==> flow/design.v <==
module convolver #(
    parameter N = 16,   
    parameter Q = 12,   
    parameter n = 416,  
    parameter k = 3,    
    parameter s = 1,    
    parameter NUM_MAC = 8  
)(
    input wire clk,
    input wire rst,
    input wire en,
    input wire [N-1:0] activation_in,
    input wire [(k*k*N)-1:0] weight, 
    input wire [N-1:0] batch_gamma,  
    input wire [N-1:0] batch_beta,   
    output wire [N-1:0] conv_out
);
    reg [N-1:0] line_buffer [(k-1)*n-1:0];
    wire [N-1:0] window_buffer [0:k*k-1];
    integer i;
    always @(posedge clk) begin
        if (rst) begin
            for (i = 0; i < (k-1)*n; i = i + 1) begin
                line_buffer[i] <= 0;
            end
        end else if (en) begin
            for (i = (k-1)*n-1; i > 0; i = i - 1) begin
                line_buffer[i] <= line_buffer[i-1];
            end
            line_buffer[0] <= activation_in;  
        end
    end
    genvar x, y;
    generate
        for (y = 0; y < k; y = y + 1) begin : window_row
            for (x = 0; x < k; x = x + 1) begin : window_col
                if (y == k-1) begin
                    assign window_buffer[y*k + x] = line_buffer[x];  
                end else begin
                    assign window_buffer[y*k + x] = line_buffer[y*n + x];
                end
            end
        end
    endgenerate
    reg [N-1:0] conv_temp;
    always @(*) begin
        conv_temp = 0;
        for (i = 0; i < k*k; i = i + 1) begin
            conv_temp = conv_temp + (($signed(window_buffer[i]) * $signed(weight[i*N +: N])) >>> Q);
        end
    end
    wire [N-1:0] bn_out;
    assign bn_out = (conv_temp * batch_gamma) + batch_beta;
    assign conv_out = (bn_out[N-1]) ? (bn_out >>> 3) : bn_out;  
endmodule
; Tool chain data of convolver
; Tool output for the design above before and after an edit, in the order of the flow.
; "before" refers to lines of the RTL above, "after" to lines of the edited file.
; "diff" is "after" less "before", of the values as shown; "change_rel_pct" is that difference over "before", in percent.
; Library cell names are shortened.
; A cell with -- has no value.
[inputs]
top_module = convolver
clk_port = clk
library = sky130hd
lib_corner = tt_025C_1v80

; Edit of the RTL
; Unified diff, file above to edited file.
; The edit is scripted: it alters the design's behaviour and was not made to optimise anything.
; begin of diff
@@ -16,5 +16,5 @@
     output wire [N-1:0] conv_out
 );
-    reg [N-1:0] line_buffer [(k-1)*n-1:0];
+    reg [N-2:0] line_buffer [(k-1)*n-1:0];
     wire [N-1:0] window_buffer [0:k*k-1];
     integer i;
; end of diff

; After elaboration
; Counts by Yosys on the flattened word-level netlist (proc, flatten, opt, wreduce). Print and check cells are left out. Cells with the same type and inputs are merged into one.
[bits]
columns = item, before, after, diff, change_rel_pct
row1 = register_bits, 6704, 6285, -419, -6.25
row2 = latch_bits, 0, 0, 0, --
row3 = ramBits, 0, 0, 0, --
row4 = mem_bits_ro, 0, 0, 0, --
row5 = clocked_rd_ports_x_width, 0, 0, 0, --
row6 = mem_count, 0, 0, 0, --
row7 = word_cells, 439, 439, 0, 0.00
[op_classes]
columns = item, before, after, diff, change_rel_pct
row1 = addsub, 9, 9, 0, 0.00
row2 = mul, 10, 10, 0, 0.00
row3 = n_div, 0, 0, 0, --
row4 = n_cmp, 0, 0, 0, --
row5 = n_eq, 0, 0, 0, --
row6 = shift, 0, 0, 0, --
row7 = muxes, 1, 1, 0, 0.00
row8 = logic, 0, 0, 0, --
row9 = reduce_logical, 0, 0, 0, --
[ops]
columns = operator, before, after, diff, change_rel_pct
row1 = 16-bit by 16-bit multiplier with 16-bit output, 9, 0, -9, -100.00
row2 = 15-bit by 16-bit multiplier with 16-bit output, 0, 9, 9, --
row3 = 10-bit by 4-bit adder with 11-bit output, 1, 1, 0, 0.00
row4 = 11-bit by 4-bit adder with 12-bit output, 1, 1, 0, 0.00
row5 = 16-bit adder, 1, 1, 0, 0.00
row6 = 4-bit by 4-bit adder with 5-bit output, 1, 1, 0, 0.00
row7 = 5-bit by 4-bit adder with 6-bit output, 1, 1, 0, 0.00
row8 = 6-bit by 4-bit adder with 7-bit output, 1, 1, 0, 0.00
row9 = 7-bit by 4-bit adder with 8-bit output, 1, 1, 0, 0.00
row10 = 8-bit by 4-bit adder with 9-bit output, 1, 1, 0, 0.00
row11 = 9-bit by 4-bit adder with 10-bit output, 1, 1, 0, 0.00
row12 = 12-bit by 16-bit multiplier with 16-bit output, 1, 1, 0, 0.00
row13 = 15-bit two-way mux, 1, 1, 0, 0.00

; Depth
; Depth = most cells in a row (Yosys ltp): at word level without a register or memory, in the mapped netlist without a sequential cell, where the memories' decode and read muxes count.
[depth]
columns = item, before, after, diff, change_rel_pct
row1 = depth_word, 12, 12, 0, 0.00
row2 = ABC_AREA, 0, 0, --, --
row3 = ltp_mapped, 54, 54, 0, 0.00

; After synthesis
; Yosys stat after the flow's synthesis: flattened, memories mapped to cells. It holds for the ABC_AREA given above (unset counts as 0); a run with the other value may have another netlist.
[by_type]
columns = cell, before, after, diff, change_rel_pct
row1 = nor2_1, 6740, 6320, -420, -6.23
row2 = mux2i_1, 6712, 6293, -419, -6.24
row3 = dfxtp_1, 6704, 6285, -419, -6.25
row4 = inv_1, 1178, 1014, -164, -13.92
row5 = nand2_1, 789, 686, -103, -13.05
row6 = and2_1, 528, 622, 94, 17.80
row7 = clkbuf_1, 1280, 1221, -59, -4.61
row8 = ha_1, 470, 416, -54, -11.49
row9 = buf_1, 402, 354, -48, -11.94
row10 = xor2_1, 72, 54, -18, -25.00
row11 = fa_1, 809, 818, 9, 1.11
row12 = o21a_1, 7, 2, -5, -71.43
row13 = or3_1, 6, 2, -4, -66.67
row14 = mux2_2, 4, 0, -4, -100.00
row15 = or2_2, 4, 8, 4, 100.00
row16 = nand4_1, 3, 7, 4, 133.33
row17 = mux2_1, 1, 5, 4, 400.00
row18 = a21oi_1, 33, 30, -3, -9.09
; The list need not be complete.
[synth_totals]
columns = item, before, after, diff, change_rel_pct
row1 = mapped_cells, 26138, 24533, -1605, -6.14
row2 = synth_area_um2, 269988.9, 254325.2, -15663.7, -5.80
row3 = ff_cells, 6704, 6285, -419, -6.25
row4 = n_buf, 1691, 1584, -107, -6.33

; Path before layout
; Source: OpenSTA report_checks on the synthesized netlist (no wires, ideal clock, input and output delay 20% of the period each), path of least setup slack; recovery checks are left aside. Register names are those of the netlist, which keeps one name where synthesis merged equal registers.
[synth_path]
columns = item, before, after, diff, change_rel_pct
row1 = path_type, input-to-output, input-to-output, --, --
row2 = start, input weight[129], input weight[119], --, --
row3 = end, output conv_out[11], output conv_out[11], --, --
row4 = tclk_ns, 28.0, 28.0, 0.0, 0.00
row5 = input_delay_ns, 5.600, 5.600, 0.000, 0.00
row6 = output_delay_ns, 5.600, 5.600, 0.000, 0.00
row7 = launch_ns, 5.600, 5.600, 0.000, 0.00
row8 = t_arrival_ns, 18.132, 18.133, 0.001, 0.01
row9 = setup_slack_ns, 4.268, 4.267, -0.001, --
row10 = delay_ns, 12.532, 12.533, 0.001, 0.01
row11 = driving_pins, 47, 50, 3, 6.38
row12 = path_buffers, 3, 2, -1, -33.33
row13 = synth_period_reached_ns, 23.732, 23.733, 0.001, 0.00
; "delay_ns" is the arrival time less input delay plus setup time.
; At an output port there is no setup time.
; "driving_pins" counts driving pins, that of a launching flip-flop among them; a cell with two outputs on the path counts twice.
; "synth_period_reached_ns" = period - worst setup slack (recovery checks aside). The figure is calculated, with input and output delays left at 20% of the set period.
; Between the ends stands the longest chain of elaborated cells between them, by number of cells; it is not shown to be the way that was timed. Of several equally long chains one is given.
; A line is the first line of the expression or statement that the cell stems from. Yosys adds cells for indexed reads and writes and turns some case tables into memories.
[synth_between_before]
path_cell_list = clkbuf_1 > nand2_1 > fa_1 > inv_1 > fa_1 > fa_1 > inv_1 > fa_1 > inv_1 > fa_1 > fa_1 > ha_1 > o21ai_0 > nor2_1 > o2bb2ai_1 > a311oi_1 > o21ai_0 > xnor2_1 > (+11 left out) > nand2_1 > fa_1 > fa_1 > inv_1 > fa_1 > fa_1 > inv_1 > fa_1 > inv_1 > ha_1 > or3_1 > a31oi_1 > nor2b_1 > a21oi_1 > o21ai_2 > xnor2_4 > buf_6 > mux2i_1
elab_chain_cells = 5
cone_cells = 5
cone_lines = 3
[synth_lines_before]
columns = item, line
row1 = start: declaration, 13  ; input wire [(k*k*N)-1:0] weight,
row2 = 16-bit by 16-bit multiplier with 16-bit output, 49  ; conv_temp = conv_temp + (($signed(window_buffer[i]) * $signed(weight[i*N +: N])) >>> Q);
row3 = 11-bit by 4-bit adder with 12-bit output, 49
row4 = 12-bit by 16-bit multiplier with 16-bit output, 53  ; assign bn_out = (conv_temp * batch_gamma) + batch_beta;
row5 = 16-bit adder, 53
row6 = 15-bit two-way mux, 54  ; assign conv_out = (bn_out[N-1]) ? (bn_out >>> 3) : bn_out;
row7 = end: declaration, 16  ; output wire [N-1:0] conv_out
[synth_between_after]
path_cell_list = clkbuf_1 > and2_1 > fa_1 > inv_1 > fa_1 > inv_1 > fa_1 > inv_1 > fa_1 > inv_1 > fa_1 > inv_1 > fa_1 > inv_1 > ha_1 > o21ai_0 > nand2b_1 > and3b_1 > (+14 left out) > xnor2_1 > nand2_1 > fa_1 > fa_1 > inv_1 > fa_1 > fa_1 > inv_1 > fa_1 > inv_1 > ha_1 > or4_1 > or2_0 > o22ai_1 > o21ai_2 > xnor2_4 > buf_6 > mux2i_1
elab_chain_cells = 6
cone_cells = 6
cone_lines = 3
[synth_lines_after]
columns = item, line
row1 = start: declaration, 13  ; input wire [(k*k*N)-1:0] weight,
row2 = 15-bit by 16-bit multiplier with 16-bit output, 49  ; conv_temp = conv_temp + (($signed(window_buffer[i]) * $signed(weight[i*N +: N])) >>> Q);
row3 = 10-bit by 4-bit adder with 11-bit output, 49
row4 = 11-bit by 4-bit adder with 12-bit output, 49
row5 = 12-bit by 16-bit multiplier with 16-bit output, 53  ; assign bn_out = (conv_temp * batch_gamma) + batch_beta;
row6 = 16-bit adder, 53
row7 = 15-bit two-way mux, 54  ; assign conv_out = (bn_out[N-1]) ? (bn_out >>> 3) : bn_out;
row8 = end: declaration, 16  ; output wire [N-1:0] conv_out

; Path in the finished layout
; Path of least setup slack in the final report of each run of pair A (OpenROAD, finished layout, wires in). Where an end is a register, its clock arrival counts in the times.
[layout_path]
columns = item, before, after, diff, change_rel_pct
row1 = path_type, input-to-output, input-to-output, --, --
row2 = start, input weight[50], input weight[118], --, --
row3 = end, output conv_out[7], output conv_out[7], --, --
row4 = tclk_ns, 26.0, 26.0, 0.0, 0.00
row5 = input_delay_ns, 5.20, 5.20, 0.00, 0.00
row6 = output_delay_ns, 5.20, 5.20, 0.00, 0.00
row7 = launch_ns, 5.20, 5.20, 0.00, 0.00
row8 = t_arrival_ns, 19.94, 19.74, -0.20, -1.00
row9 = setup_slack_ns, 0.86, 1.06, 0.20, --
row10 = driving_pins, 45, 49, 4, 8.89
row11 = path_buffers, 3, 3, 0, 0.00
; Between the ends stands the longest chain of elaborated cells between them, by number of cells; it is not shown to be the way that was timed. Of several equally long chains one is given.
[layout_between_before]
path_cell_list = clkdlybuf4s50_1 > nand2_1 > fa_1 > fa_1 > fa_1 > fa_1 > inv_1 > fa_1 > inv_1 > fa_1 > inv_1 > ha_1 > o21ai_0 > o31ai_1 > o22ai_1 > xor2_1 > buf_4 > fa_1 > (+9 left out) > nand2_1 > fa_1 > fa_1 > inv_1 > fa_1 > fa_1 > inv_1 > fa_1 > inv_1 > ha_1 > or3_1 > a31oi_1 > nor2b_1 > a21oi_1 > o21ai_2 > xnor2_4 > mux2_2 > clkdlybuf4s50_1
elab_chain_cells = 10
cone_cells = 10
cone_lines = 3
[layout_lines_before]
columns = item, line
row1 = start: declaration, 13  ; input wire [(k*k*N)-1:0] weight,
row2 = 16-bit by 16-bit multiplier with 16-bit output, 49  ; conv_temp = conv_temp + (($signed(window_buffer[i]) * $signed(weight[i*N +: N])) >>> Q);
row3 = 6-bit by 4-bit adder with 7-bit output, 49
row4 = 7-bit by 4-bit adder with 8-bit output, 49
row5 = 8-bit by 4-bit adder with 9-bit output, 49
row6 = 9-bit by 4-bit adder with 10-bit output, 49
row7 = 10-bit by 4-bit adder with 11-bit output, 49
row8 = 11-bit by 4-bit adder with 12-bit output, 49
row9 = 12-bit by 16-bit multiplier with 16-bit output, 53  ; assign bn_out = (conv_temp * batch_gamma) + batch_beta;
row10 = 16-bit adder, 53
row11 = 15-bit two-way mux, 54  ; assign conv_out = (bn_out[N-1]) ? (bn_out >>> 3) : bn_out;
row12 = end: declaration, 16  ; output wire [N-1:0] conv_out
[layout_between_after]
path_cell_list = clkdlybuf4s50_1 > and2_1 > fa_1 > inv_1 > fa_1 > inv_1 > fa_1 > inv_1 > fa_1 > inv_1 > fa_1 > inv_1 > fa_1 > inv_1 > ha_1 > o21ai_0 > nand2b_1 > and3b_1 > (+13 left out) > nand2_1 > fa_1 > fa_1 > inv_1 > fa_1 > fa_1 > inv_1 > fa_1 > inv_1 > ha_1 > or4_1 > or2_0 > o22ai_1 > o21ai_2 > xnor2_4 > buf_4 > mux2_1 > clkdlybuf4s50_1
elab_chain_cells = 6
cone_cells = 6
cone_lines = 3
[layout_lines_after]
columns = item, line
row1 = start: declaration, 13  ; input wire [(k*k*N)-1:0] weight,
row2 = 15-bit by 16-bit multiplier with 16-bit output, 49  ; conv_temp = conv_temp + (($signed(window_buffer[i]) * $signed(weight[i*N +: N])) >>> Q);
row3 = 10-bit by 4-bit adder with 11-bit output, 49
row4 = 11-bit by 4-bit adder with 12-bit output, 49
row5 = 12-bit by 16-bit multiplier with 16-bit output, 53  ; assign bn_out = (conv_temp * batch_gamma) + batch_beta;
row6 = 16-bit adder, 53
row7 = 15-bit two-way mux, 54  ; assign conv_out = (bn_out[N-1]) ? (bn_out >>> 3) : bn_out;
row8 = end: declaration, 16  ; output wire [N-1:0] conv_out

; Measured runs
; Runs of the flow (Yosys, OpenROAD) on both versions; the two runs of a pair have the same settings. The constraints put input and output delay at 20% of the set period each and load the outputs with 0.01 pF.
[settings_pair_A]
CORE_UTILIZATION = 45
PLACE_DENSITY = 0.6
period_ns = 26.0
CAP_MARGIN = 20
CORE_MARGIN = 2
SLEW_MARGIN = 20
[measured_pair_A]
columns = item, before, after, diff, change_rel_pct
row1 = synthArea_um2, 269988.9, 254325.2, -15663.7, -5.80
row2 = die_um2, 606187.0, 571196.0, -34991.0, -5.77
row3 = final_cell_area_um2, 301062.0, 283294.0, -17768.0, -5.90
row4 = fin_ws_ns, 0.856, 1.056, 0.200, --
row5 = setup_tns_ns, 0.000, 0.000, 0.000, --
[settings_pair_B]
ABC_AREA = 1
CAP_MARGIN = 20
CELL_PAD_IN_SITES_GLOBAL_PLACEMENT = 1
CORE_ASPECT_RATIO = 1.4
CORE_MARGIN = 4
CORE_UTILIZATION = 25
MIN_ROUTING_LAYER = met1
PLACE_DENSITY_LB_ADDON = 0.06
period_ns = 45.9
SLEW_MARGIN = 20
[measured_pair_B]
columns = item, before, after, diff, change_rel_pct
row1 = synthArea_um2, 266366.7, 251212.2, -15154.5, -5.69
row2 = die_um2, 1082280.0, 1021180.0, -61100.0, -5.65
row3 = final_cell_area_um2, 304257.0, 286602.0, -17655.0, -5.80
row4 = fin_ws_ns, 12.513, 12.946, 0.433, --
row5 = setup_tns_ns, 0.000, 0.000, 0.000, --
